==> flow/design.v <==
typedef enum logic [2:0] {
	S_IDLE,
	S_ENABLE_UART_RX,
	S_WAIT_UART_RX,
	S_M1,
	S_M2,
	S_M3
}top_state_type;
typedef enum logic [5:0] {
	S_M1_IDLE,
	S_M1_Lead_in_0,
	S_M1_Lead_in_1,
	S_M1_Lead_in_2,
	S_M1_Lead_in_3,
	S_M1_Lead_in_4,
	S_M1_Lead_in_5,
	S_M1_Lead_in_6,
	S_M1_Lead_in_7,
	S_M1_Lead_in_8,
	S_M1_Loop_0,
	S_M1_Loop_1,
	S_M1_Loop_2,
	S_M1_Loop_3,
	S_M1_Loop_4,
	S_M1_Loop_5,
	S_M1_Loop_6,
	S_M1_Loop_7,
	S_M1_Loop_8,
	S_M1_Loop_9,
	S_M1_Loop_10,
	S_M1_Loop_11,
	S_M1_Loop_12,
	S_M1_Loop_13,
	S_M1_Loop_14,
	S_M1_Loop_15,
	S_M1_Lead_out_0,
	S_M1_Lead_out_1,
	S_M1_Lead_out_2,
	S_M1_Lead_out_3,
	S_M1_Lead_out_4,
	S_M1_Lead_out_5,
	S_M1_Lead_out_6,
	S_M1_Lead_out_7,
	S_M1_Lead_out_8,
	S_M1_Lead_out_9,
	S_M1_Lead_out_10,
	S_M1_Lead_out_11,
	S_M1_Lead_out_12,
	S_M1_Lead_out_13,
	S_M1_Lead_out_14,
	S_M1_Lead_out_15,
	S_M1_Lead_out_16,
	S_M1_Lead_out_17,
	S_M1_Lead_out_18,
	S_M1_Lead_out_19,
	S_M1_Lead_out_20,
	S_M1_Lead_out_21,
	S_M1_Lead_out_22,
	S_M1_Lead_out_23,
	S_M1_Lead_out_24,
	S_M1_Lead_out_25,
	S_M1_Lead_out_26,
	S_M1_Lead_out_27,
	S_M1_Lead_out_28,
	S_M1_Lead_out_29,
	S_M1_1,
	S_M1_DONE
}M1_state_type;
typedef enum logic [2:0] {
	S_M2_IDLE,
	S_M2_1,
	S_M2_DONE
}M2_state_type;
typedef enum logic [2:0] {
	S_M3_IDLE,
	S_M3_1,
	S_M3_DONE
}M3_state_type;
typedef enum logic [1:0] {
	S_RXC_IDLE,
	S_RXC_SYNC,
	S_RXC_ASSEMBLE_DATA,
	S_RXC_STOP_BIT
} RX_Controller_state_type;
typedef enum logic [2:0] {
	S_US_IDLE,
	S_US_STRIP_FILE_HEADER_1,
	S_US_STRIP_FILE_HEADER_2,
	S_US_START_FIRST_BYTE_RECEIVE,
	S_US_WRITE_FIRST_BYTE,
	S_US_START_SECOND_BYTE_RECEIVE,
	S_US_WRITE_SECOND_BYTE
} UART_SRAM_state_type;
typedef enum logic [3:0] {
	S_VS_WAIT_NEW_PIXEL_ROW,
	S_VS_NEW_PIXEL_ROW_DELAY_1,
	S_VS_NEW_PIXEL_ROW_DELAY_2,
	S_VS_NEW_PIXEL_ROW_DELAY_3,
	S_VS_NEW_PIXEL_ROW_DELAY_4,
	S_VS_NEW_PIXEL_ROW_DELAY_5,
	S_VS_FETCH_PIXEL_DATA_0,
	S_VS_FETCH_PIXEL_DATA_1,
	S_VS_FETCH_PIXEL_DATA_2,
	S_VS_FETCH_PIXEL_DATA_3
} VGA_SRAM_state_type;
`timescale 1ns/100ps
`default_nettype none
module M1 (
    input logic CLOCK_50_I,                    
    input logic resetn,                        
    input logic M1_start,
    output logic M1_done,
    input logic [15:0] M1_SRAM_read_data,
    output logic [15:0] M1_SRAM_write_data,
    output logic [17:0] M1_SRAM_address,
    output logic M1_SRAM_we_n,
    output logic [31:0] M1_mult_1_in1,
    output logic [31:0] M1_mult_1_in2,
    output logic [31:0] M1_mult_2_in1,
    output logic [31:0] M1_mult_2_in2,
    output logic [31:0] M1_mult_3_in1,
    output logic [31:0] M1_mult_3_in2,
    input logic [63:0] M1_mult_res_1,
    input logic [63:0] M1_mult_res_2,
    input logic [63:0] M1_mult_res_3
);
M1_state_type top_state;
parameter Y_base_address = 18'd0,
            U_base_address = 18'd38400,
             V_base_address = 18'd57600,
             RGB_base_address = 18'd146944,
        R_rem = 32'd14608704,
        G_rem = 32'd8879296,
        B_rem = 32'd18148672,
        Y_coe = 18'd76284,
        R_U_coe = 18'd0,
        R_V_coe = 18'd104595,
        G_U_coe = 18'd25624,
        G_V_coe = 18'd53281,
        B_U_coe = 18'd132251,
        B_V_coe = 18'd0,
        UV_5_coe = 18'd21,
        UV_3_coe = 18'd52,
        UV_1_coe = 18'd159,
        UV_rem = 18'd128;
logic [31:0] mult_op_1, mult_op_2, mult_op_3, mult_op_4, mult_op_5, mult_op_6;
logic [63:0] mult_res_1, mult_res_2, mult_res_3;
assign M1_mult_1_in1 = mult_op_1;
assign M1_mult_1_in2 = mult_op_2;
assign M1_mult_2_in1 = mult_op_3;
assign M1_mult_2_in2 = mult_op_4;
assign M1_mult_3_in1 = mult_op_5;
assign M1_mult_3_in2 = mult_op_6;
assign mult_res_1 = M1_mult_res_1;
assign mult_res_2 = M1_mult_res_2;
assign mult_res_3 = M1_mult_res_3;
logic [17:0] Y_counter;
logic [17:0] U_V_counter;
logic [17:0] RGB_counter;
logic [7:0] line_counter;
logic [15:0] Y_data;  
logic [7:0] U_prime_data;  
logic [7:0] U_buffer;  
logic [7:0] U_jplus5_data;
logic [7:0] U_jplus3_data;
logic [7:0] U_jplus1_data;
logic [7:0] U_jminus1_data;
logic [7:0] U_jminus3_data;
logic [7:0] U_jminus5_data;
logic [7:0] V_prime_data;  
logic [7:0] V_buffer;  
logic [7:0] V_jplus5_data;
logic [7:0] V_jplus3_data;
logic [7:0] V_jplus1_data;
logic [7:0] V_jminus1_data;
logic [7:0] V_jminus3_data;
logic [7:0] V_jminus5_data;
logic [63:0] R_data;  
logic [63:0] G_data;  
logic [63:0] B_data;  
logic start_buf;
always @(posedge CLOCK_50_I or negedge resetn) begin
    if (~resetn) begin
        top_state <= S_M1_IDLE;
        start_buf <= 1'b0;
        M1_done <= 1'b0;
        mult_op_1 <= 32'd0;
        mult_op_2 <= 32'd0;
        mult_op_3 <= 32'd0;
        mult_op_4 <= 32'd0;
        mult_op_5 <= 32'd0;
        mult_op_6 <= 32'd0;
        Y_counter <= 18'd0;
        U_V_counter <= 18'd0;
        RGB_counter <= 18'd0;
        Y_data <= 16'd0;
        U_prime_data <= 8'd0;
        U_buffer <= 8'd0;
        U_jplus5_data <= 8'd0;
        U_jplus3_data <= 8'd0;
        U_jplus1_data <= 8'd0;
        U_jminus1_data <= 8'd0;
        U_jminus3_data <= 8'd0;
        U_jminus5_data <= 8'd0;
        V_prime_data <= 8'd0;
        V_buffer <= 8'd0;
        V_jplus5_data <= 8'd0;
        V_jplus3_data <= 8'd0;
        V_jplus1_data <= 8'd0;
        V_jminus1_data <= 8'd0;
        V_jminus3_data <= 8'd0;
        V_jminus5_data <= 8'd0;
        R_data <= 8'd0;
        G_data <= 8'd0;
        B_data <= 8'd0;
        M1_SRAM_address <= 18'd0;
        M1_SRAM_write_data <= 16'd0;
        M1_SRAM_we_n <= 1'b1;
    end else begin
			start_buf <= M1_start;
        case (top_state)
        S_M1_IDLE: begin
            if(M1_start && ~start_buf) begin
              M1_SRAM_address <= Y_base_address + Y_counter;
                top_state <= S_M1_Lead_in_0;
            end
        end
        S_M1_Lead_in_0: begin
            M1_SRAM_address <= U_base_address + U_V_counter;
            M1_SRAM_we_n <= 1'b1;
            top_state <= S_M1_Lead_in_1;
        end
        S_M1_Lead_in_1: begin
            M1_SRAM_address <= V_base_address + U_V_counter;
            U_V_counter <= U_V_counter + 18'd1;
            top_state <= S_M1_Lead_in_2;
        end
        S_M1_Lead_in_2: begin
            M1_SRAM_address <= U_base_address + U_V_counter;
            Y_data <= M1_SRAM_read_data;  
            top_state <= S_M1_Lead_in_3;
        end
        S_M1_Lead_in_3: begin
            M1_SRAM_address <= V_base_address + U_V_counter;
            U_prime_data <= M1_SRAM_read_data[15:8];  
            U_jplus1_data <= M1_SRAM_read_data[7:0];  
            U_jminus1_data <= M1_SRAM_read_data[15:8];  
            U_jminus3_data <= M1_SRAM_read_data[15:8];  
            U_jminus5_data <= M1_SRAM_read_data[15:8];  
            top_state <= S_M1_Lead_in_4;
        end
        S_M1_Lead_in_4: begin
            V_prime_data <= M1_SRAM_read_data[15:8];  
            V_jplus1_data <= M1_SRAM_read_data[7:0];  
            V_jminus1_data <= M1_SRAM_read_data[15:8];  
            V_jminus3_data <= M1_SRAM_read_data[15:8];  
            V_jminus5_data <= M1_SRAM_read_data[15:8];  
            mult_op_1 <= Y_coe;
            mult_op_2 <= Y_data[15:8];
            mult_op_3 <= R_U_coe;
            mult_op_4 <= U_prime_data;
            mult_op_5 <= R_V_coe;
            mult_op_6 <= M1_SRAM_read_data[15:8];
            top_state <= S_M1_Lead_in_5;
        end
        S_M1_Lead_in_5: begin
            U_jplus5_data <= M1_SRAM_read_data[7:0];  
            U_jplus3_data <= M1_SRAM_read_data[15:8];  
            R_data <= (mult_res_1 + mult_res_3 - R_rem);
            mult_op_3 <= G_U_coe;
            mult_op_5 <= G_V_coe;
            top_state <= S_M1_Lead_in_6;
        end
        S_M1_Lead_in_6: begin
            V_jplus5_data <= M1_SRAM_read_data[7:0];  
            V_jplus3_data <= M1_SRAM_read_data[15:8];  
            G_data <= (mult_res_1 - mult_res_2 - mult_res_3 + G_rem);
            mult_op_3 <= B_U_coe;
            mult_op_5 <= B_V_coe;
        if (RGB_counter != 18'd0) RGB_counter <= RGB_counter + 18'd1;
            top_state <= S_M1_Lead_in_7;
        end
        S_M1_Lead_in_7: begin
            M1_SRAM_address <= RGB_base_address + RGB_counter;
            M1_SRAM_we_n <= 1'b0;
            M1_SRAM_write_data[15:8] <= (R_data[31] == 1'b1)?8'b0:((|R_data[30:24])?8'd255:R_data[23:16]);
            M1_SRAM_write_data[7:0] <= (G_data[31] == 1'b1)?8'b0:((|G_data[30:24])?8'd255:G_data[23:16]);;
            B_data <= (mult_res_1 + mult_res_2 - B_rem);
            mult_op_1 <= UV_5_coe;
            mult_op_2 <= U_jplus5_data + U_jminus5_data;
            mult_op_3 <= UV_3_coe;
            mult_op_4 <= U_jplus3_data + U_jminus3_data;
            mult_op_5 <= UV_1_coe;
            mult_op_6 <= U_jplus1_data + U_jminus1_data;
            Y_counter <= Y_counter + 18'd1;
            top_state <= S_M1_Lead_in_8;
        end
        S_M1_Lead_in_8: begin
            M1_SRAM_address <= Y_base_address + Y_counter;
            M1_SRAM_we_n <= 1'b1;
            U_prime_data <= (mult_res_1 - mult_res_2 + mult_res_3 + UV_rem) >> 8;
            mult_op_1 <= UV_5_coe;
            mult_op_2 <= V_jplus5_data + V_jminus5_data;
            mult_op_3 <= UV_3_coe;
            mult_op_4 <= V_jplus3_data + V_jminus3_data;
            mult_op_5 <= UV_1_coe;
            mult_op_6 <= V_jplus1_data + V_jminus1_data;
            U_V_counter <= U_V_counter + 18'd1;
            top_state <= S_M1_Loop_0;
        end
        S_M1_Loop_0: begin
            M1_SRAM_address <= U_base_address + U_V_counter;
            V_prime_data <= (mult_res_1 - mult_res_2 + mult_res_3 + UV_rem) >> 8;
            mult_op_1 <= Y_coe;
            mult_op_2 <= Y_data[7:0];
            mult_op_3 <= R_U_coe;
            mult_op_4 <= U_prime_data;
            mult_op_5 <= R_V_coe;
            mult_op_6 <= (mult_res_1 - mult_res_2 + mult_res_3 + UV_rem) >> 8;
            top_state <= S_M1_Loop_1;
        end
        S_M1_Loop_1: begin
            M1_SRAM_address <= V_base_address + U_V_counter;
            R_data <= (mult_res_1 + mult_res_3 - R_rem);
            mult_op_3 <= G_U_coe;
            mult_op_5 <= G_V_coe;
            RGB_counter <= RGB_counter + 18'd1;
            top_state <= S_M1_Loop_2;
        end
        S_M1_Loop_2: begin
            M1_SRAM_address <= RGB_base_address + RGB_counter;
            Y_data <= M1_SRAM_read_data;  
            M1_SRAM_we_n <= 1'b0;
            M1_SRAM_write_data[15:8] <= (B_data[31] == 1'b1)?8'b0:((|B_data[30:24])?8'd255:B_data[23:16]);;
            M1_SRAM_write_data[7:0] <= (R_data[31] == 1'b1)?8'b0:((|R_data[30:24])?8'd255:R_data[23:16]);;
            U_prime_data <= U_jplus1_data;
            G_data <= (mult_res_1 - mult_res_2 - mult_res_3 + G_rem);
            mult_op_3 <= B_U_coe;
            mult_op_5 <= B_V_coe;
            top_state <= S_M1_Loop_3;
        end
        S_M1_Loop_3: begin
            M1_SRAM_we_n <= 1'b1;
            U_buffer <= M1_SRAM_read_data[7:0];  
            U_jplus5_data <= M1_SRAM_read_data[15:8];  
            U_jplus3_data <= U_jplus5_data;  
            U_jplus1_data <= U_jplus3_data;  
            U_jminus1_data <= U_jplus1_data;  
            U_jminus3_data <= U_jminus1_data;
            U_jminus5_data <= U_jminus3_data;
            V_prime_data <= V_jplus1_data;
            B_data <= (mult_res_1 + mult_res_2 - B_rem);
            mult_op_1 <= Y_coe;
            mult_op_2 <= Y_data[15:8];
            mult_op_3 <= R_U_coe;
            mult_op_4 <= U_prime_data;
            mult_op_5 <= R_V_coe;
            mult_op_6 <= V_jplus1_data;
            RGB_counter <= RGB_counter + 18'd1;
            top_state <= S_M1_Loop_4;
        end
        S_M1_Loop_4: begin
            M1_SRAM_address <= RGB_base_address + RGB_counter;
            M1_SRAM_we_n <= 1'b0;
            M1_SRAM_write_data[15:8] <= (G_data[31] == 1'b1)?8'b0:((|G_data[30:24])?8'd255:G_data[23:16]);;
            M1_SRAM_write_data[7:0] <= (B_data[31] == 1'b1)?8'b0:((|B_data[30:24])?8'd255:B_data[23:16]);;
            V_buffer <= M1_SRAM_read_data[7:0];  
            V_jplus5_data <= M1_SRAM_read_data[15:8];  
            V_jplus3_data <= V_jplus5_data;  
            V_jplus1_data <= V_jplus3_data;  
            V_jminus1_data <= V_jplus1_data;  
            V_jminus3_data <= V_jminus1_data;
            V_jminus5_data <= V_jminus3_data;
            R_data <= (mult_res_1 + mult_res_3 - R_rem);
            mult_op_3 <= G_U_coe;
            mult_op_5 <= G_V_coe;
            top_state <= S_M1_Loop_5;
        end
        S_M1_Loop_5: begin
            M1_SRAM_we_n <= 1'b1;
            G_data <= (mult_res_1 - mult_res_2 - mult_res_3 + G_rem);
            mult_op_3 <= B_U_coe;
            mult_op_5 <= B_V_coe;
            RGB_counter <= RGB_counter + 18'd1;
            top_state <= S_M1_Loop_6;
        end
        S_M1_Loop_6: begin
            M1_SRAM_address <= RGB_base_address + RGB_counter;
            M1_SRAM_we_n <= 1'b0;
            M1_SRAM_write_data[15:8] <= (R_data[31] == 1'b1)?8'b0:((|R_data[30:24])?8'd255:R_data[23:16]);;
            M1_SRAM_write_data[7:0] <= (G_data[31] == 1'b1)?8'b0:((|G_data[30:24])?8'd255:G_data[23:16]);;
            B_data <= (mult_res_1 + mult_res_2 - B_rem);
            mult_op_1 <= UV_5_coe;
            mult_op_2 <= U_jplus5_data + U_jminus5_data;
            mult_op_3 <= UV_3_coe;
            mult_op_4 <= U_jplus3_data + U_jminus3_data;
            mult_op_5 <= UV_1_coe;
            mult_op_6 <= U_jplus1_data + U_jminus1_data;
            Y_counter <= Y_counter + 18'd1;
            top_state <= S_M1_Loop_7;
        end
        S_M1_Loop_7: begin
            M1_SRAM_address <= Y_base_address + Y_counter;
            M1_SRAM_we_n <= 1'b1;
            U_prime_data <= (mult_res_1 - mult_res_2 + mult_res_3 + UV_rem) >> 8;
            mult_op_2 <= V_jplus5_data + V_jminus5_data;
            mult_op_4 <= V_jplus3_data + V_jminus3_data;
            mult_op_6 <= V_jplus1_data + V_jminus1_data;
            top_state <= S_M1_Loop_8;
        end
        S_M1_Loop_8: begin
            V_prime_data <= (mult_res_1 - mult_res_2 + mult_res_3 + UV_rem) >> 8;
            mult_op_1 <= Y_coe;
            mult_op_2 <= Y_data[7:0];
            mult_op_3 <= R_U_coe;
            mult_op_4 <= U_prime_data;
            mult_op_5 <= R_V_coe;
            mult_op_6 <= (mult_res_1 - mult_res_2 + mult_res_3 + UV_rem) >> 8;
            top_state <= S_M1_Loop_9;
        end
        S_M1_Loop_9: begin
            R_data <= (mult_res_1 + mult_res_3 - R_rem);
            mult_op_3 <= G_U_coe;
            mult_op_5 <= G_V_coe;
            RGB_counter <= RGB_counter + 18'd1;
            top_state <= S_M1_Loop_10;
        end
        S_M1_Loop_10: begin
            M1_SRAM_address <= RGB_base_address + RGB_counter;
            Y_data <= M1_SRAM_read_data;  
            M1_SRAM_we_n <= 1'b0;
            M1_SRAM_write_data[15:8] <= (B_data[31] == 1'b1)?8'b0:((|B_data[30:24])?8'd255:B_data[23:16]);;
            M1_SRAM_write_data[7:0] <= (R_data[31] == 1'b1)?8'b0:((|R_data[30:24])?8'd255:R_data[23:16]);;
            U_prime_data <= U_jplus1_data;
            G_data <= (mult_res_1 - mult_res_2 - mult_res_3 + G_rem);
            mult_op_3 <= B_U_coe;
            mult_op_5 <= B_V_coe;
            top_state <= S_M1_Loop_11;
        end
        S_M1_Loop_11: begin
            M1_SRAM_we_n <= 1'b1;
            U_jplus5_data <= U_buffer;
            U_jplus3_data <= U_jplus5_data;  
            U_jplus1_data <= U_jplus3_data;  
            U_jminus1_data <= U_jplus1_data;  
            U_jminus3_data <= U_jminus1_data;
            U_jminus5_data <= U_jminus3_data;
            V_prime_data <= V_jplus1_data;
            B_data <= (mult_res_1 + mult_res_2 - B_rem);
            mult_op_1 <= Y_coe;
            mult_op_2 <= Y_data[15:8];
            mult_op_3 <= R_U_coe;
            mult_op_4 <= U_prime_data;
            mult_op_5 <= R_V_coe;
            mult_op_6 <= V_jplus1_data;
            RGB_counter <= RGB_counter + 18'd1;
            top_state <= S_M1_Loop_12;
        end
        S_M1_Loop_12: begin
            M1_SRAM_address <= RGB_base_address + RGB_counter;
            M1_SRAM_we_n <= 1'b0;
            M1_SRAM_write_data[15:8] <= (G_data[31] == 1'b1)?8'b0:((|G_data[30:24])?8'd255:G_data[23:16]);;
            M1_SRAM_write_data[7:0] <= (B_data[31] == 1'b1)?8'b0:((|B_data[30:24])?8'd255:B_data[23:16]);;
            V_jplus5_data <= V_buffer;
            V_jplus3_data <= V_jplus5_data;
            V_jplus1_data <= V_jplus3_data;
            V_jminus1_data <= V_jplus1_data;
            V_jminus3_data <= V_jminus1_data;
            V_jminus5_data <= V_jminus3_data;
            R_data <= (mult_res_1 + mult_res_3 - R_rem);
            mult_op_3 <= G_U_coe;
            mult_op_5 <= G_V_coe;
            top_state <= S_M1_Loop_13;
        end
        S_M1_Loop_13: begin
            M1_SRAM_we_n <= 1'b1;
            G_data <= (mult_res_1 - mult_res_2 - mult_res_3 + G_rem);
            mult_op_3 <= B_U_coe;
            mult_op_5 <= B_V_coe;
            RGB_counter <= RGB_counter + 18'd1;
            top_state <= S_M1_Loop_14;
        end
        S_M1_Loop_14: begin
            M1_SRAM_address <= RGB_base_address + RGB_counter;
            M1_SRAM_we_n <= 1'b0;
            M1_SRAM_write_data[15:8] <= (R_data[31] == 1'b1)?8'b0:((|R_data[30:24])?8'd255:R_data[23:16]);;
            M1_SRAM_write_data[7:0] <= (G_data[31] == 1'b1)?8'b0:((|G_data[30:24])?8'd255:G_data[23:16]);;
            B_data <= (mult_res_1 + mult_res_2 - B_rem);
            mult_op_1 <= UV_5_coe;
            mult_op_2 <= U_jplus5_data + U_jminus5_data;
            mult_op_3 <= UV_3_coe;
            mult_op_4 <= U_jplus3_data + U_jminus3_data;
            mult_op_5 <= UV_1_coe;
            mult_op_6 <= U_jplus1_data + U_jminus1_data;
            Y_counter <= Y_counter + 18'd1;
            top_state <= S_M1_Loop_15;
        end
        S_M1_Loop_15: begin
            M1_SRAM_address <= Y_base_address + Y_counter;
            M1_SRAM_we_n <= 1'b1;
            U_prime_data <= (mult_res_1 - mult_res_2 + mult_res_3 + UV_rem) >> 8;
            mult_op_2 <= V_jplus5_data + V_jminus5_data;
            mult_op_4 <= V_jplus3_data + V_jminus3_data;
            mult_op_6 <= V_jplus1_data + V_jminus1_data;
            if (U_V_counter % 18'd80 == 18'd79) begin
                top_state <= S_M1_Lead_out_0;
            end else begin
                U_V_counter <= U_V_counter + 18'd1;
                top_state <= S_M1_Loop_0;
        end
        end
        S_M1_Lead_out_0: begin
                        V_prime_data <= (mult_res_1 - mult_res_2 + mult_res_3 + UV_rem) >> 8;
                        mult_op_1 <= Y_coe;
                        mult_op_2 <= Y_data[7:0];
                        mult_op_3 <= R_U_coe;
                        mult_op_4 <= U_prime_data;
                        mult_op_5 <= R_V_coe;
                        mult_op_6 <= ((mult_res_1 - mult_res_2 + mult_res_3 + UV_rem) >> 8);
            top_state <= S_M1_Lead_out_1;
        end
        S_M1_Lead_out_1: begin
                        R_data <= (mult_res_1 + mult_res_3 - R_rem);
                        mult_op_3 <= G_U_coe;
                        mult_op_5 <= G_V_coe;
                        RGB_counter <= RGB_counter + 18'd1;
            top_state <= S_M1_Lead_out_2;
        end
        S_M1_Lead_out_2: begin
                        M1_SRAM_address <= RGB_base_address + RGB_counter;
                        Y_data <= M1_SRAM_read_data;
                        M1_SRAM_we_n <= 1'b0;
                        M1_SRAM_write_data[15:8] <= (B_data[31] == 1'b1)?8'b0:((|B_data[30:24])?8'd255:B_data[23:16]);;
                        M1_SRAM_write_data[7:0] <= (R_data[31] == 1'b1)?8'b0:((|R_data[30:24])?8'd255:R_data[23:16]);;
                        U_prime_data <= U_jplus1_data;
                        G_data <= (mult_res_1 - mult_res_2 - mult_res_3 + G_rem);
                        mult_op_3 <= B_U_coe;
                        mult_op_5 <= B_V_coe;
            top_state <= S_M1_Lead_out_3;
        end
        S_M1_Lead_out_3: begin
                        M1_SRAM_we_n <= 1'b1;
                        U_jplus3_data <= U_jplus5_data;
                        U_jplus1_data <= U_jplus3_data;
                        U_jminus1_data <= U_jplus1_data;
                        U_jminus3_data <= U_jminus1_data;
                        U_jminus5_data <= U_jminus3_data;
                        V_prime_data <= V_jplus1_data;
                        B_data <= (mult_res_1 + mult_res_2 - B_rem);
                        mult_op_1 <= Y_coe;
                        mult_op_2 <= Y_data[15:8];
                        mult_op_3 <= R_U_coe;
                        mult_op_4 <= U_prime_data;
                        mult_op_5 <= R_V_coe;
                        mult_op_6 <= V_jplus1_data;
                        RGB_counter <= RGB_counter + 18'd1;
            top_state <= S_M1_Lead_out_4;
        end
        S_M1_Lead_out_4: begin
                        M1_SRAM_address <= RGB_base_address + RGB_counter;
                        M1_SRAM_we_n <= 1'b0;
                        M1_SRAM_write_data[15:8] <= (G_data[31] == 1'b1)?8'b0:((|G_data[30:24])?8'd255:G_data[23:16]);;
                        M1_SRAM_write_data[7:0] <= (B_data[31] == 1'b1)?8'b0:((|B_data[30:24])?8'd255:B_data[23:16]);;
                        V_jplus3_data <= V_jplus5_data;
                        V_jplus1_data <= V_jplus3_data;
                        V_jminus1_data <= V_jplus1_data;
                        V_jminus3_data <= V_jminus1_data;
                        V_jminus5_data <= V_jminus3_data;
                        R_data <= (mult_res_1 + mult_res_3 - R_rem);
                        mult_op_3 <= G_U_coe;
                        mult_op_5 <= G_V_coe;
            top_state <= S_M1_Lead_out_5;
        end
        S_M1_Lead_out_5: begin
                        M1_SRAM_we_n <= 1'b1;
                        G_data <= (mult_res_1 - mult_res_2 - mult_res_3 + G_rem);
                        mult_op_3 <= B_U_coe;
                        mult_op_5 <= B_V_coe;
                        RGB_counter <= RGB_counter + 18'd1;
            top_state <= S_M1_Lead_out_6;
        end
        S_M1_Lead_out_6: begin
                        M1_SRAM_address <= RGB_base_address + RGB_counter;
                        M1_SRAM_we_n <= 1'b0;
                        M1_SRAM_write_data[15:8] <= (R_data[31] == 1'b1)?8'b0:((|R_data[30:24])?8'd255:R_data[23:16]);;
                        M1_SRAM_write_data[7:0] <= (G_data[31] == 1'b1)?8'b0:((|G_data[30:24])?8'd255:G_data[23:16]);;
                        B_data <= (mult_res_1 + mult_res_2 - B_rem);
                        mult_op_1 <= UV_5_coe;
                        mult_op_2 <= U_jplus5_data + U_jminus5_data;
                        mult_op_3 <= UV_3_coe;
                        mult_op_4 <= U_jplus3_data + U_jminus3_data;
                        mult_op_5 <= UV_1_coe;
                        mult_op_6 <= U_jplus1_data + U_jminus1_data;
                        Y_counter <= Y_counter + 18'd1;
            top_state <= S_M1_Lead_out_7;
        end
        S_M1_Lead_out_7: begin
                        M1_SRAM_address <= Y_base_address + Y_counter;
                        M1_SRAM_we_n <= 1'b1;
                        U_prime_data <= (mult_res_1 - mult_res_2 + mult_res_3 + UV_rem) >> 8;
                        mult_op_2 <= V_jplus5_data + V_jminus5_data;
                        mult_op_4 <= V_jplus3_data + V_jminus3_data;
                        mult_op_6 <= V_jplus1_data + V_jminus1_data;
            top_state <= S_M1_Lead_out_8;
        end
        S_M1_Lead_out_8: begin
                        V_prime_data <= (mult_res_1 - mult_res_2 + mult_res_3 + UV_rem) >> 8;
                        mult_op_1 <= Y_coe;
                        mult_op_2 <= Y_data[7:0];
                        mult_op_3 <= R_U_coe;
                        mult_op_4 <= U_prime_data;
                        mult_op_5 <= R_V_coe;
                        mult_op_6 <= ((mult_res_1 - mult_res_2 + mult_res_3 + UV_rem) >> 8);
            top_state <= S_M1_Lead_out_9;
        end
        S_M1_Lead_out_9: begin
                        R_data <= (mult_res_1 + mult_res_3 - R_rem);
                        mult_op_3 <= G_U_coe;
                        mult_op_5 <= G_V_coe;
                        RGB_counter <= RGB_counter + 18'd1;
            top_state <= S_M1_Lead_out_10;
        end
        S_M1_Lead_out_10: begin
                        M1_SRAM_address <= RGB_base_address + RGB_counter;
                        Y_data <= M1_SRAM_read_data;
                        M1_SRAM_we_n <= 1'b0;
                        M1_SRAM_write_data[15:8] <= (B_data[31] == 1'b1)?8'b0:((|B_data[30:24])?8'd255:B_data[23:16]);;
                        M1_SRAM_write_data[7:0] <= (R_data[31] == 1'b1)?8'b0:((|R_data[30:24])?8'd255:R_data[23:16]);;
                        U_prime_data <= U_jplus1_data;
                        G_data <= (mult_res_1 - mult_res_2 - mult_res_3 + G_rem);
                        mult_op_3 <= B_U_coe;
                        mult_op_5 <= B_V_coe;
            top_state <= S_M1_Lead_out_11;
        end
        S_M1_Lead_out_11: begin
                        M1_SRAM_we_n <= 1'b1;
                        U_jplus1_data <= U_jplus3_data;
                        U_jminus1_data <= U_jplus1_data;
                        U_jminus3_data <= U_jminus1_data;
                        U_jminus5_data <= U_jminus3_data;
                        V_prime_data <= V_jplus1_data;
                        B_data <= (mult_res_1 + mult_res_2 - B_rem);
                        mult_op_1 <= Y_coe;
                        mult_op_2 <= Y_data[15:8];
                        mult_op_3 <= R_U_coe;
                        mult_op_4 <= U_prime_data;
                        mult_op_5 <= R_V_coe;
                        mult_op_6 <= V_jplus1_data;
                        RGB_counter <= RGB_counter + 18'd1;
            top_state <= S_M1_Lead_out_12;
        end
        S_M1_Lead_out_12: begin
                        M1_SRAM_address <= RGB_base_address + RGB_counter;
                        M1_SRAM_we_n <= 1'b0;
                        M1_SRAM_write_data[15:8] <= (G_data[31] == 1'b1)?8'b0:((|G_data[30:24])?8'd255:G_data[23:16]);;
                        M1_SRAM_write_data[7:0] <= (B_data[31] == 1'b1)?8'b0:((|B_data[30:24])?8'd255:B_data[23:16]);;
                        V_jplus1_data <= V_jplus3_data;
                        V_jminus1_data <= V_jplus1_data;
                        V_jminus3_data <= V_jminus1_data;
                        V_jminus5_data <= V_jminus3_data;
                        R_data <= (mult_res_1 + mult_res_3 - R_rem);
                        mult_op_3 <= G_U_coe;
                        mult_op_5 <= G_V_coe;
            top_state <= S_M1_Lead_out_13;
        end
        S_M1_Lead_out_13: begin
                        M1_SRAM_we_n <= 1'b1;
                        G_data <= (mult_res_1 - mult_res_2 - mult_res_3 + G_rem);
                        mult_op_3 <= B_U_coe;
                        mult_op_5 <= B_V_coe;
                        RGB_counter <= RGB_counter + 18'd1;
            top_state <= S_M1_Lead_out_14;
        end
        S_M1_Lead_out_14: begin
                        M1_SRAM_address <= RGB_base_address + RGB_counter;
                        M1_SRAM_we_n <= 1'b0;
                        M1_SRAM_write_data[15:8] <= (R_data[31] == 1'b1)?8'b0:((|R_data[30:24])?8'd255:R_data[23:16]);;
                        M1_SRAM_write_data[7:0] <= (G_data[31] == 1'b1)?8'b0:((|G_data[30:24])?8'd255:G_data[23:16]);;
                        B_data <= (mult_res_1 + mult_res_2 - B_rem);
                        mult_op_1 <= UV_5_coe;
                        mult_op_2 <= U_jplus5_data + U_jminus5_data;
                        mult_op_3 <= UV_3_coe;
                        mult_op_4 <= U_jplus3_data + U_jminus3_data;
                        mult_op_5 <= UV_1_coe;
                        mult_op_6 <= U_jplus1_data + U_jminus1_data;
                        Y_counter <= Y_counter + 18'd1;
            top_state <= S_M1_Lead_out_15;
        end
        S_M1_Lead_out_15: begin
                        M1_SRAM_address <= Y_base_address + Y_counter;
                        M1_SRAM_we_n <= 1'b1;
                        U_prime_data <= (mult_res_1 - mult_res_2 + mult_res_3 + UV_rem) >> 8;
                        mult_op_2 <= V_jplus5_data + V_jminus5_data;
                        mult_op_4 <= V_jplus3_data + V_jminus3_data;
                        mult_op_6 <= V_jplus1_data + V_jminus1_data;
            top_state <= S_M1_Lead_out_16;
        end
        S_M1_Lead_out_16: begin
                        V_prime_data <= (mult_res_1 - mult_res_2 + mult_res_3 + UV_rem) >> 8;
                        mult_op_1 <= Y_coe;
                        mult_op_2 <= Y_data[7:0];
                        mult_op_3 <= R_U_coe;
                        mult_op_4 <= U_prime_data;
                        mult_op_5 <= R_V_coe;
                        mult_op_6 <= ((mult_res_1 - mult_res_2 + mult_res_3 + UV_rem) >> 8);
            top_state <= S_M1_Lead_out_17;
        end
        S_M1_Lead_out_17: begin
                        R_data <= (mult_res_1 + mult_res_3 - R_rem);
                        mult_op_3 <= G_U_coe;
                        mult_op_5 <= G_V_coe;
                        RGB_counter <= RGB_counter + 18'd1;
            top_state <= S_M1_Lead_out_18;
        end
        S_M1_Lead_out_18: begin
                        M1_SRAM_address <= RGB_base_address + RGB_counter;
                        Y_data <= M1_SRAM_read_data;
                        M1_SRAM_we_n <= 1'b0;
                        M1_SRAM_write_data[15:8] <= (B_data[31] == 1'b1)?8'b0:((|B_data[30:24])?8'd255:B_data[23:16]);;
                        M1_SRAM_write_data[7:0] <= (R_data[31] == 1'b1)?8'b0:((|R_data[30:24])?8'd255:R_data[23:16]);;
                        U_prime_data <= U_jplus1_data;
                        G_data <= (mult_res_1 - mult_res_2 - mult_res_3 + G_rem);
                        mult_op_3 <= B_U_coe;
                        mult_op_5 <= B_V_coe;
            top_state <= S_M1_Lead_out_19;
        end
        S_M1_Lead_out_19: begin
                        M1_SRAM_we_n <= 1'b1;
                        U_jminus1_data <= U_jplus1_data;
                        U_jminus3_data <= U_jminus1_data;
                        U_jminus5_data <= U_jminus3_data;
                        V_prime_data <= V_jplus1_data;
                        B_data <= (mult_res_1 + mult_res_2 - B_rem);
                        mult_op_1 <= Y_coe;
                        mult_op_2 <= Y_data[15:8];
                        mult_op_3 <= R_U_coe;
                        mult_op_4 <= U_prime_data;
                        mult_op_5 <= R_V_coe;
                        mult_op_6 <= V_jplus1_data;
                        RGB_counter <= RGB_counter + 18'd1;
            top_state <= S_M1_Lead_out_20;
        end
        S_M1_Lead_out_20: begin
                        M1_SRAM_address <= RGB_base_address + RGB_counter;
                        M1_SRAM_we_n <= 1'b0;
                        M1_SRAM_write_data[15:8] <= (G_data[31] == 1'b1)?8'b0:((|G_data[30:24])?8'd255:G_data[23:16]);;
                        M1_SRAM_write_data[7:0] <= (B_data[31] == 1'b1)?8'b0:((|B_data[30:24])?8'd255:B_data[23:16]);;
                        V_jminus1_data <= V_jplus1_data;
                        V_jminus3_data <= V_jminus1_data;
                        V_jminus5_data <= V_jminus3_data;
                        R_data <= (mult_res_1 + mult_res_3 - R_rem);
                        mult_op_3 <= G_U_coe;
                        mult_op_5 <= G_V_coe;
            top_state <= S_M1_Lead_out_21;
        end
        S_M1_Lead_out_21: begin
                        M1_SRAM_we_n <= 1'b1;
                        G_data <= (mult_res_1 - mult_res_2 - mult_res_3 + G_rem);
                        mult_op_3 <= B_U_coe;
                        mult_op_5 <= B_V_coe;
                        RGB_counter <= RGB_counter + 18'd1;
            top_state <= S_M1_Lead_out_22;
        end
        S_M1_Lead_out_22: begin
                        M1_SRAM_address <= RGB_base_address + RGB_counter;
                        M1_SRAM_we_n <= 1'b0;
                        M1_SRAM_write_data[15:8] <= (R_data[31] == 1'b1)?8'b0:((|R_data[30:24])?8'd255:R_data[23:16]);;
                        M1_SRAM_write_data[7:0] <= (G_data[31] == 1'b1)?8'b0:((|G_data[30:24])?8'd255:G_data[23:16]);;
                        B_data <= (mult_res_1 + mult_res_2 - B_rem);
                        mult_op_1 <= UV_5_coe;
                        mult_op_2 <= U_jplus5_data + U_jminus5_data;
                        mult_op_3 <= UV_3_coe;
                        mult_op_4 <= U_jplus3_data + U_jminus3_data;
                        mult_op_5 <= UV_1_coe;
                        mult_op_6 <= U_jplus1_data + U_jminus1_data;
            top_state <= S_M1_Lead_out_23;
        end
        S_M1_Lead_out_23: begin
                        M1_SRAM_we_n <= 1'b1;
                        U_prime_data <= (mult_res_1 - mult_res_2 + mult_res_3 + UV_rem) >> 8;
                        mult_op_2 <= V_jplus5_data + V_jminus5_data;
                        mult_op_4 <= V_jplus3_data + V_jminus3_data;
                        mult_op_6 <= V_jplus1_data + V_jminus1_data;
            top_state <= S_M1_Lead_out_24;
        end
        S_M1_Lead_out_24: begin
                        V_prime_data <= (mult_res_1 - mult_res_2 + mult_res_3 + UV_rem) >> 8;
                        mult_op_1 <= Y_coe;
                        mult_op_2 <= Y_data[7:0];
                        mult_op_3 <= R_U_coe;
                        mult_op_4 <= U_prime_data;
                        mult_op_5 <= R_V_coe;
                        mult_op_6 <= ((mult_res_1 - mult_res_2 + mult_res_3 + UV_rem) >> 8);
            top_state <= S_M1_Lead_out_25;
        end
        S_M1_Lead_out_25: begin
                        R_data <= (mult_res_1 + mult_res_3 - R_rem);
                        mult_op_3 <= G_U_coe;
                        mult_op_5 <= G_V_coe;
                        RGB_counter <= RGB_counter + 18'd1;
            top_state <= S_M1_Lead_out_26;
        end
        S_M1_Lead_out_26: begin
                        M1_SRAM_address <= RGB_base_address + RGB_counter;
                        M1_SRAM_we_n <= 1'b0;
                        M1_SRAM_write_data[15:8] <= (B_data[31] == 1'b1)?8'b0:((|B_data[30:24])?8'd255:B_data[23:16]);;
                        M1_SRAM_write_data[7:0] <= (R_data[31] == 1'b1)?8'b0:((|R_data[30:24])?8'd255:R_data[23:16]);;
                        G_data <= (mult_res_1 - mult_res_2 - mult_res_3 + G_rem);
                        mult_op_3 <= B_U_coe;
                        mult_op_5 <= B_V_coe;
            top_state <= S_M1_Lead_out_27;
        end
        S_M1_Lead_out_27: begin
                        M1_SRAM_we_n <= 1'b1;
                        B_data <= (mult_res_1 + M1_mult_res_2 - B_rem);
                        RGB_counter <= RGB_counter + 18'd1;
            top_state <= S_M1_Lead_out_28;
        end
        S_M1_Lead_out_28: begin
                        M1_SRAM_address <= RGB_base_address + RGB_counter;
                        M1_SRAM_we_n <= 1'b0;
                        M1_SRAM_write_data[15:8] <= (G_data[31] == 1'b1)?8'b0:((|G_data[30:24])?8'd255:G_data[23:16]);;
                        M1_SRAM_write_data[7:0] <= (B_data[31] == 1'b1)?8'b0:((|B_data[30:24])?8'd255:B_data[23:16]);;
            Y_counter <= Y_counter + 18'd1;
            top_state <= S_M1_Lead_out_29;
        end
        S_M1_Lead_out_29: begin
            M1_SRAM_we_n <= 1'b1;
            M1_SRAM_address <= Y_base_address + Y_counter;
            if (Y_counter >= 18'd38399) begin
                top_state <= S_M1_1;
            end else begin
                U_V_counter <= U_V_counter + 18'd1;
                top_state <= S_M1_Lead_in_0;
            end
        end
        S_M1_1: begin
            top_state <= S_M1_DONE;
        end
        S_M1_DONE: begin
            M1_done <= 1'b1;
        end
        default: top_state <= S_M1_IDLE;
        endcase
    end
end
endmodule
`timescale 1ns/100ps
`default_nettype none
module upsample_csc (
    input  logic        clk,
    input  logic        resetn,
    input  logic        start,
    output logic        done,
    input  logic [15:0] sram_read_data,
    output logic [15:0] sram_write_data,
    output logic [17:0] sram_address,
    output logic        sram_we_n
);
logic [31:0] mult_1_in1, mult_1_in2;
logic [31:0] mult_2_in1, mult_2_in2;
logic [31:0] mult_3_in1, mult_3_in2;
logic [63:0] mult_1_res, mult_2_res, mult_3_res;
assign mult_1_res = mult_1_in1 * mult_1_in2;
assign mult_2_res = mult_2_in1 * mult_2_in2;
assign mult_3_res = mult_3_in1 * mult_3_in2;
M1 M1_unit (
    .CLOCK_50_I(clk),
    .resetn(resetn),
    .M1_start(start),
    .M1_done(done),
    .M1_SRAM_read_data(sram_read_data),
    .M1_SRAM_write_data(sram_write_data),
    .M1_SRAM_address(sram_address),
    .M1_SRAM_we_n(sram_we_n),
    .M1_mult_1_in1(mult_1_in1),
    .M1_mult_1_in2(mult_1_in2),
    .M1_mult_2_in1(mult_2_in1),
    .M1_mult_2_in2(mult_2_in2),
    .M1_mult_3_in1(mult_3_in1),
    .M1_mult_3_in2(mult_3_in2),
    .M1_mult_res_1(mult_1_res),
    .M1_mult_res_2(mult_2_res),
    .M1_mult_res_3(mult_3_res)
);
endmodule
From RTL to reports: upsample_csc:

What the tools print for upsample_csc, step after step.
Lines are those of the file above, counted from 1.
Operators carry their Yosys type and port widths (W data, S select, Z words).
The mark n/a stands for no value.

* top module: upsample_csc
* clock: clk
* standard-cell library: sky130hd
* library corner: tt_025C_1v80

Elaborated design:

Source: Yosys, flattened and elaborated, memories not mapped. Widths are those after wreduce. Registers that Yosys merges into a memory's read port (data or address) are not register bits. Print and check cells do not count.

* bits in registers: 521
* bits of input ports: 19
* output and inout bits: 36
* word-level cells: 219

* $add $sub $neg: 21
* multipliers: 3
* divide/modulo/power cells: 1
* magnitude comparators: 1
* equality and inequality tests: 62
* mux-type cells: 39
* bitwise operators: 2
* reduce/logical cells: 56

Operators with widths (number)
* $mul A32 B32 Y40: 3
* $pmux W32 S4: 3
* $pmux W6 S58: 1
* $pmux W32 S5: 1
* $pmux W8 S2: 10
* $eq A6 B6 Y1 const B: 26
* $mod A18 B7 Y18 const B: 1
* $pmux W8 S3: 5
* $eq A6 B5 Y1 const B: 16
* $pmux W32 S3: 1
* $pmux W18 S5: 1
* $mux W18: 4
* $add A32 B32 Y32: 2
* $pmux W32 S2: 1
* $add A18 B1 Y18 const B: 3
* $reduce_or A6 Y1: 9
* $add A8 B8 Y9: 6
* $pmux W18 S3: 1
* $reduce_or A12 Y1: 4
* $eq A6 B4 Y1 const B: 8
* $mux W8: 6
* $add A40 B40 Y40: 1
* $sub A40 B40 Y40: 1
* $add A40 B8 Y40 const B: 1
* $add A16 B18 Y18 const A: 2
* $reduce_bool A18 Y1: 2
* $pmux W18 S2: 1
* $add A32 B24 Y32 const B: 1

Not listed: further kinds 31, cells in them 64.

Longest topological paths:

Depth = most cells in a row (Yosys ltp): at word level without a register or memory, in the mapped netlist without a sequential cell, where the memories' decode and read muxes count.

* depth in word-level cells: 5
* ABC_AREA: 0
* mapped depth: 52

Netlist:

The flow's flattened synthesis, as Yosys stat reports it; memories are mapped. The netlist is that of the ABC_AREA named above (0 if unset); the other value can give another one.

Cell types (number)
* sky130_fd_sc_hd__ha_1: 881
* sky130_fd_sc_hd__dfrtp_1: 342
* sky130_fd_sc_hd__fa_1: 373
* sky130_fd_sc_hd__inv_1: 937
* sky130_fd_sc_hd__xnor2_1: 195
* sky130_fd_sc_hd__nand2_1: 394
* sky130_fd_sc_hd__a21oi_1: 271
* sky130_fd_sc_hd__and2_1: 200
* sky130_fd_sc_hd__o21ai_0: 211
* sky130_fd_sc_hd__nor2_1: 263
* sky130_fd_sc_hd__xor2_1: 88
* sky130_fd_sc_hd__a21o_1: 88
* sky130_fd_sc_hd__a22oi_1: 64
* sky130_fd_sc_hd__clkbuf_1: 121
* sky130_fd_sc_hd__mux2_2: 38
* sky130_fd_sc_hd__nand3_1: 72
* sky130_fd_sc_hd__a31oi_1: 52
* sky130_fd_sc_hd__nor3_1: 63

Not listed: further types 95, cells in them 641.

* standard cells after synthesis: 5294
* cell area after synthesis: 47324.1 um^2
* sequential area: 8584.5 um^2
* flip-flop cells: 343

The figures by module come from a second, unflattened synthesis with its own total; it is not the netlist above.

* cells (unflattened synthesis): 14313
* area (unflattened synthesis): 128086.6 um^2

Each row is one instance without its submodules.

Modules
* upsample_csc: instances 1, cells 11101, area 100068.5 um^2
* M1: instances 1, cells 3212, area 28018.1 um^2

Worst setup path after synthesis:

OpenSTA on the mapped netlist: ideal clock, no wires. The path of least setup slack (recovery checks aside). Input and output delay are each 20% of the period. Register names are those of the netlist, which keeps one name where synthesis merged equal registers.

* path type: reg-to-reg
* from: register M1_unit.mult_op_1[13]
* to: register M1_unit.mult_op_6[31]
* period: 11000 ps
* library setup time: 133 ps
* launch time at the first pin: 0 ps
* arrival time: 10737 ps
* required time: 10867 ps
* slack: 130 ps
* delay of the path: 10870 ps
* stages: 47
* synthesis period reached: 10870 ps

"delay of the path" = arrival - input delay + setup time.
"stages": output pins that drive a net of the path, with the launching flip-flop's if there is one; two outputs of one cell count as two.
"synthesis period reached" = period - worst setup slack (recovery checks aside). The figure is calculated, with input and output delays left at 20% of the set period.
Between the ends stands the longest chain of elaborated cells between them, by number of cells; it is not shown to be the way that was timed. Of several equally long chains one is given.
A line is the first line of the expression or statement that the cell stems from. Yosys adds cells for indexed reads and writes and turns some case tables into memories.
A register here has more assigning lines than the two given.

* cell sequence: sky130_fd_sc_hd__dfrtp_1 -> sky130_fd_sc_hd__clkbuf_1 -> sky130_fd_sc_hd__nand2_1 -> sky130_fd_sc_hd__inv_1 -> sky130_fd_sc_hd__fa_1 -> sky130_fd_sc_hd__fa_1 -> sky130_fd_sc_hd__fa_1 -> sky130_fd_sc_hd__ha_1 -> sky130_fd_sc_hd__ha_1 -> sky130_fd_sc_hd__ha_1 -> sky130_fd_sc_hd__inv_1 -> sky130_fd_sc_hd__fa_1 -> sky130_fd_sc_hd__fa_1 -> sky130_fd_sc_hd__inv_1 -> sky130_fd_sc_hd__ha_1 -> sky130_fd_sc_hd__inv_1 -> sky130_fd_sc_hd__o21bai_1 -> sky130_fd_sc_hd__a21oi_1 -> (+11 left out) -> sky130_fd_sc_hd__a21boi_0 -> sky130_fd_sc_hd__o21ai_0 -> sky130_fd_sc_hd__nand2_1 -> sky130_fd_sc_hd__xor2_1 -> sky130_fd_sc_hd__ha_1 -> sky130_fd_sc_hd__or4b_2 -> sky130_fd_sc_hd__o2111ai_1 -> sky130_fd_sc_hd__ha_1 -> sky130_fd_sc_hd__ha_1 -> sky130_fd_sc_hd__o41ai_1 -> sky130_fd_sc_hd__o2111ai_1 -> sky130_fd_sc_hd__a31oi_1 -> sky130_fd_sc_hd__o21bai_1 -> sky130_fd_sc_hd__a2111oi_0 -> sky130_fd_sc_hd__nor3_1 -> sky130_fd_sc_hd__a31oi_1 -> sky130_fd_sc_hd__xnor2_1 -> sky130_fd_sc_hd__o21ai_0
* length of the longest elaborated chain: 5
* elaborated cells between the ends (all ways): 5
* those cells by class: 3 x add/sub; 1 x mul; 1 x mux

RTL lines, path post-synthesis
* start: declaration: RTL line 146 `logic [31:0] mult_op_1, mult_op_2, mult_op_3, mult_op_4, mult_op_5, mult_op_6;`
* start: assignment: RTL line 258 `mult_op_1 <= Y_coe;`
* start: assignment: RTL line 289 `mult_op_1 <= UV_5_coe;`
* $mul A32 B32 Y40: RTL line 864 `assign mult_1_res = mult_1_in1 * mult_1_in2;`
* $sub A40 B40 Y40: RTL line 319 `mult_op_6 <= (mult_res_1 - mult_res_2 + mult_res_3 + UV_rem) >> 8;`
* $add A40 B40 Y40: RTL line 319
* $add A40 B8 Y40: RTL line 319
* $pmux W32 S5: RTL line 221 `case (top_state)`
* end: assignment: RTL line 263 `mult_op_6 <= M1_SRAM_read_data[15:8];`
* end: assignment: RTL line 294 `mult_op_6 <= U_jplus1_data + U_jminus1_data;`
* end: declaration: RTL line 146

Timing after layout:

From the final timing report of flow run 1: the path of least setup slack in the routed layout; clock arrival at registers is part of the times.
The report prints the path's times to 10 ps; the period is as set.

* path type: reg-to-reg
* from: register M1_unit.mult_op_1[13]
* to: register M1_unit.mult_op_6[27]
* period: 8830 ps
* library setup time: 110 ps
* launch time at the first pin: 610 ps
* arrival time: 10640 ps
* required time: 9360 ps
* slack: -1280 ps
* stages: 48

Between the ends stands the longest chain of elaborated cells between them, by number of cells; it is not shown to be the way that was timed. Of several equally long chains one is given.
A register here has more assigning lines than the two given.

* cell sequence: sky130_fd_sc_hd__dfrtp_1 -> sky130_fd_sc_hd__buf_12 -> sky130_fd_sc_hd__nand2_4 -> sky130_fd_sc_hd__inv_4 -> sky130_fd_sc_hd__fa_1 -> sky130_fd_sc_hd__fa_1 -> sky130_fd_sc_hd__fa_1 -> sky130_fd_sc_hd__ha_1 -> sky130_fd_sc_hd__ha_1 -> sky130_fd_sc_hd__ha_2 -> sky130_fd_sc_hd__inv_2 -> sky130_fd_sc_hd__fa_1 -> sky130_fd_sc_hd__fa_1 -> sky130_fd_sc_hd__inv_2 -> sky130_fd_sc_hd__ha_4 -> sky130_fd_sc_hd__inv_2 -> sky130_fd_sc_hd__o21bai_1 -> sky130_fd_sc_hd__a21oi_1 -> (+12 left out) -> sky130_fd_sc_hd__xnor2_2 -> sky130_fd_sc_hd__ha_1 -> sky130_fd_sc_hd__ha_1 -> sky130_fd_sc_hd__and3_1 -> sky130_fd_sc_hd__o311a_1 -> sky130_fd_sc_hd__nor2_2 -> sky130_fd_sc_hd__a21oi_2 -> sky130_fd_sc_hd__a41o_1 -> sky130_fd_sc_hd__o41ai_4 -> sky130_fd_sc_hd__o2111ai_2 -> sky130_fd_sc_hd__a31oi_2 -> sky130_fd_sc_hd__o21bai_2 -> sky130_fd_sc_hd__buf_4 -> sky130_fd_sc_hd__buf_4 -> sky130_fd_sc_hd__a21o_1 -> sky130_fd_sc_hd__buf_4 -> sky130_fd_sc_hd__xor2_1 -> sky130_fd_sc_hd__a22o_1
* length of the longest elaborated chain: 5
* elaborated cells between the ends (all ways): 5
* those cells by class: 3 x add/sub; 1 x mul; 1 x mux

RTL lines, path post-layout
* start: declaration: RTL line 146 `logic [31:0] mult_op_1, mult_op_2, mult_op_3, mult_op_4, mult_op_5, mult_op_6;`
* start: assignment: RTL line 258 `mult_op_1 <= Y_coe;`
* start: assignment: RTL line 289 `mult_op_1 <= UV_5_coe;`
* $mul A32 B32 Y40: RTL line 864 `assign mult_1_res = mult_1_in1 * mult_1_in2;`
* $sub A40 B40 Y40: RTL line 319 `mult_op_6 <= (mult_res_1 - mult_res_2 + mult_res_3 + UV_rem) >> 8;`
* $add A40 B40 Y40: RTL line 319
* $add A40 B8 Y40: RTL line 319
* $pmux W32 S5: RTL line 221 `case (top_state)`
* end: assignment: RTL line 263 `mult_op_6 <= M1_SRAM_read_data[15:8];`
* end: assignment: RTL line 294 `mult_op_6 <= U_jplus1_data + U_jminus1_data;`
* end: declaration: RTL line 146

==> results <==
upsample_csc through Yosys and OpenROAD on sky130hd: 3 stored runs, unordered, with their settings and measured results. The constraints put input and output delay at 20% of the set period each and load the outputs with 0.01 pF.
"period reached" means the clock period less the worst setup slack. The figure is calculated, with input and output delays left at 20% of the set period.
"critical path time" means the part of the period allowed to the worst setup path (the constraints hold back 20% at inputs and 20% at outputs) less its slack; where the path has registers, the arrival times of their clocks count too.
"critical path time" is known to 10 ps.

### Flow run 1

Settings: `CAP_MARGIN=0`, `CORE_MARGIN=7`, `CORE_UTILIZATION=40`, `CTS_CLUSTER_DIAMETER=68`, `PLACE_DENSITY_LB_ADDON=0.24`, `SETUP_SLACK_MARGIN=-0.57`, `TNS_END_PERCENT=25`, `period_ns=8.83`, `SLEW_MARGIN=20`

- Total negative slack on setup checks: -18059 ps
- Utilization in the final report: 48.3 %
- Period reached: 10112 ps
- Critical path time: 10110 ps
- Worst setup path kind: reg-to-reg
- Smallest setup slack: -1282 ps
- Cell area after synthesis: 47324.1 um^2
- Overall die area: 128135.0 um^2

### Flow run 2

Settings: `ABC_AREA=0`, `CAP_MARGIN=5`, `CELL_PAD_IN_SITES_DETAIL_PLACEMENT=1`, `CORE_ASPECT_RATIO=1.93`, `CORE_MARGIN=7`, `CORE_UTILIZATION=57`, `GPL_ROUTABILITY_DRIVEN=1`, `HOLD_SLACK_MARGIN=0.08`, `MAX_ROUTING_LAYER=met4`, `PLACE_DENSITY=0.45`, `SETUP_SLACK_MARGIN=0.42`, `period_ns=12.7`, `SLEW_MARGIN=20`

- Total negative slack on setup checks: 0 ps
- Smallest setup slack: 1017 ps
- Utilization in the final report: 61.0 %
- Period reached: 11683 ps
- Overall die area: 91727.0 um^2
- Cell area after synthesis: 47324.1 um^2
- Critical path time: 11680 ps
- Worst setup path kind: reg-to-reg

### Flow run 3

Settings: `CORE_UTILIZATION=40`, `PLACE_DENSITY=0.6`, `period_ns=10.7`, `CAP_MARGIN=20`, `CORE_MARGIN=2`, `SLEW_MARGIN=20`

- Critical path time: 10330 ps
- Worst setup path kind: reg-to-reg
- Smallest setup slack: 367 ps
- Overall die area: 121076.0 um^2
- Cell area after synthesis: 47324.1 um^2
- Period reached: 10333 ps
- Total negative slack on setup checks: 0 ps
- Utilization in the final report: 45.9 %
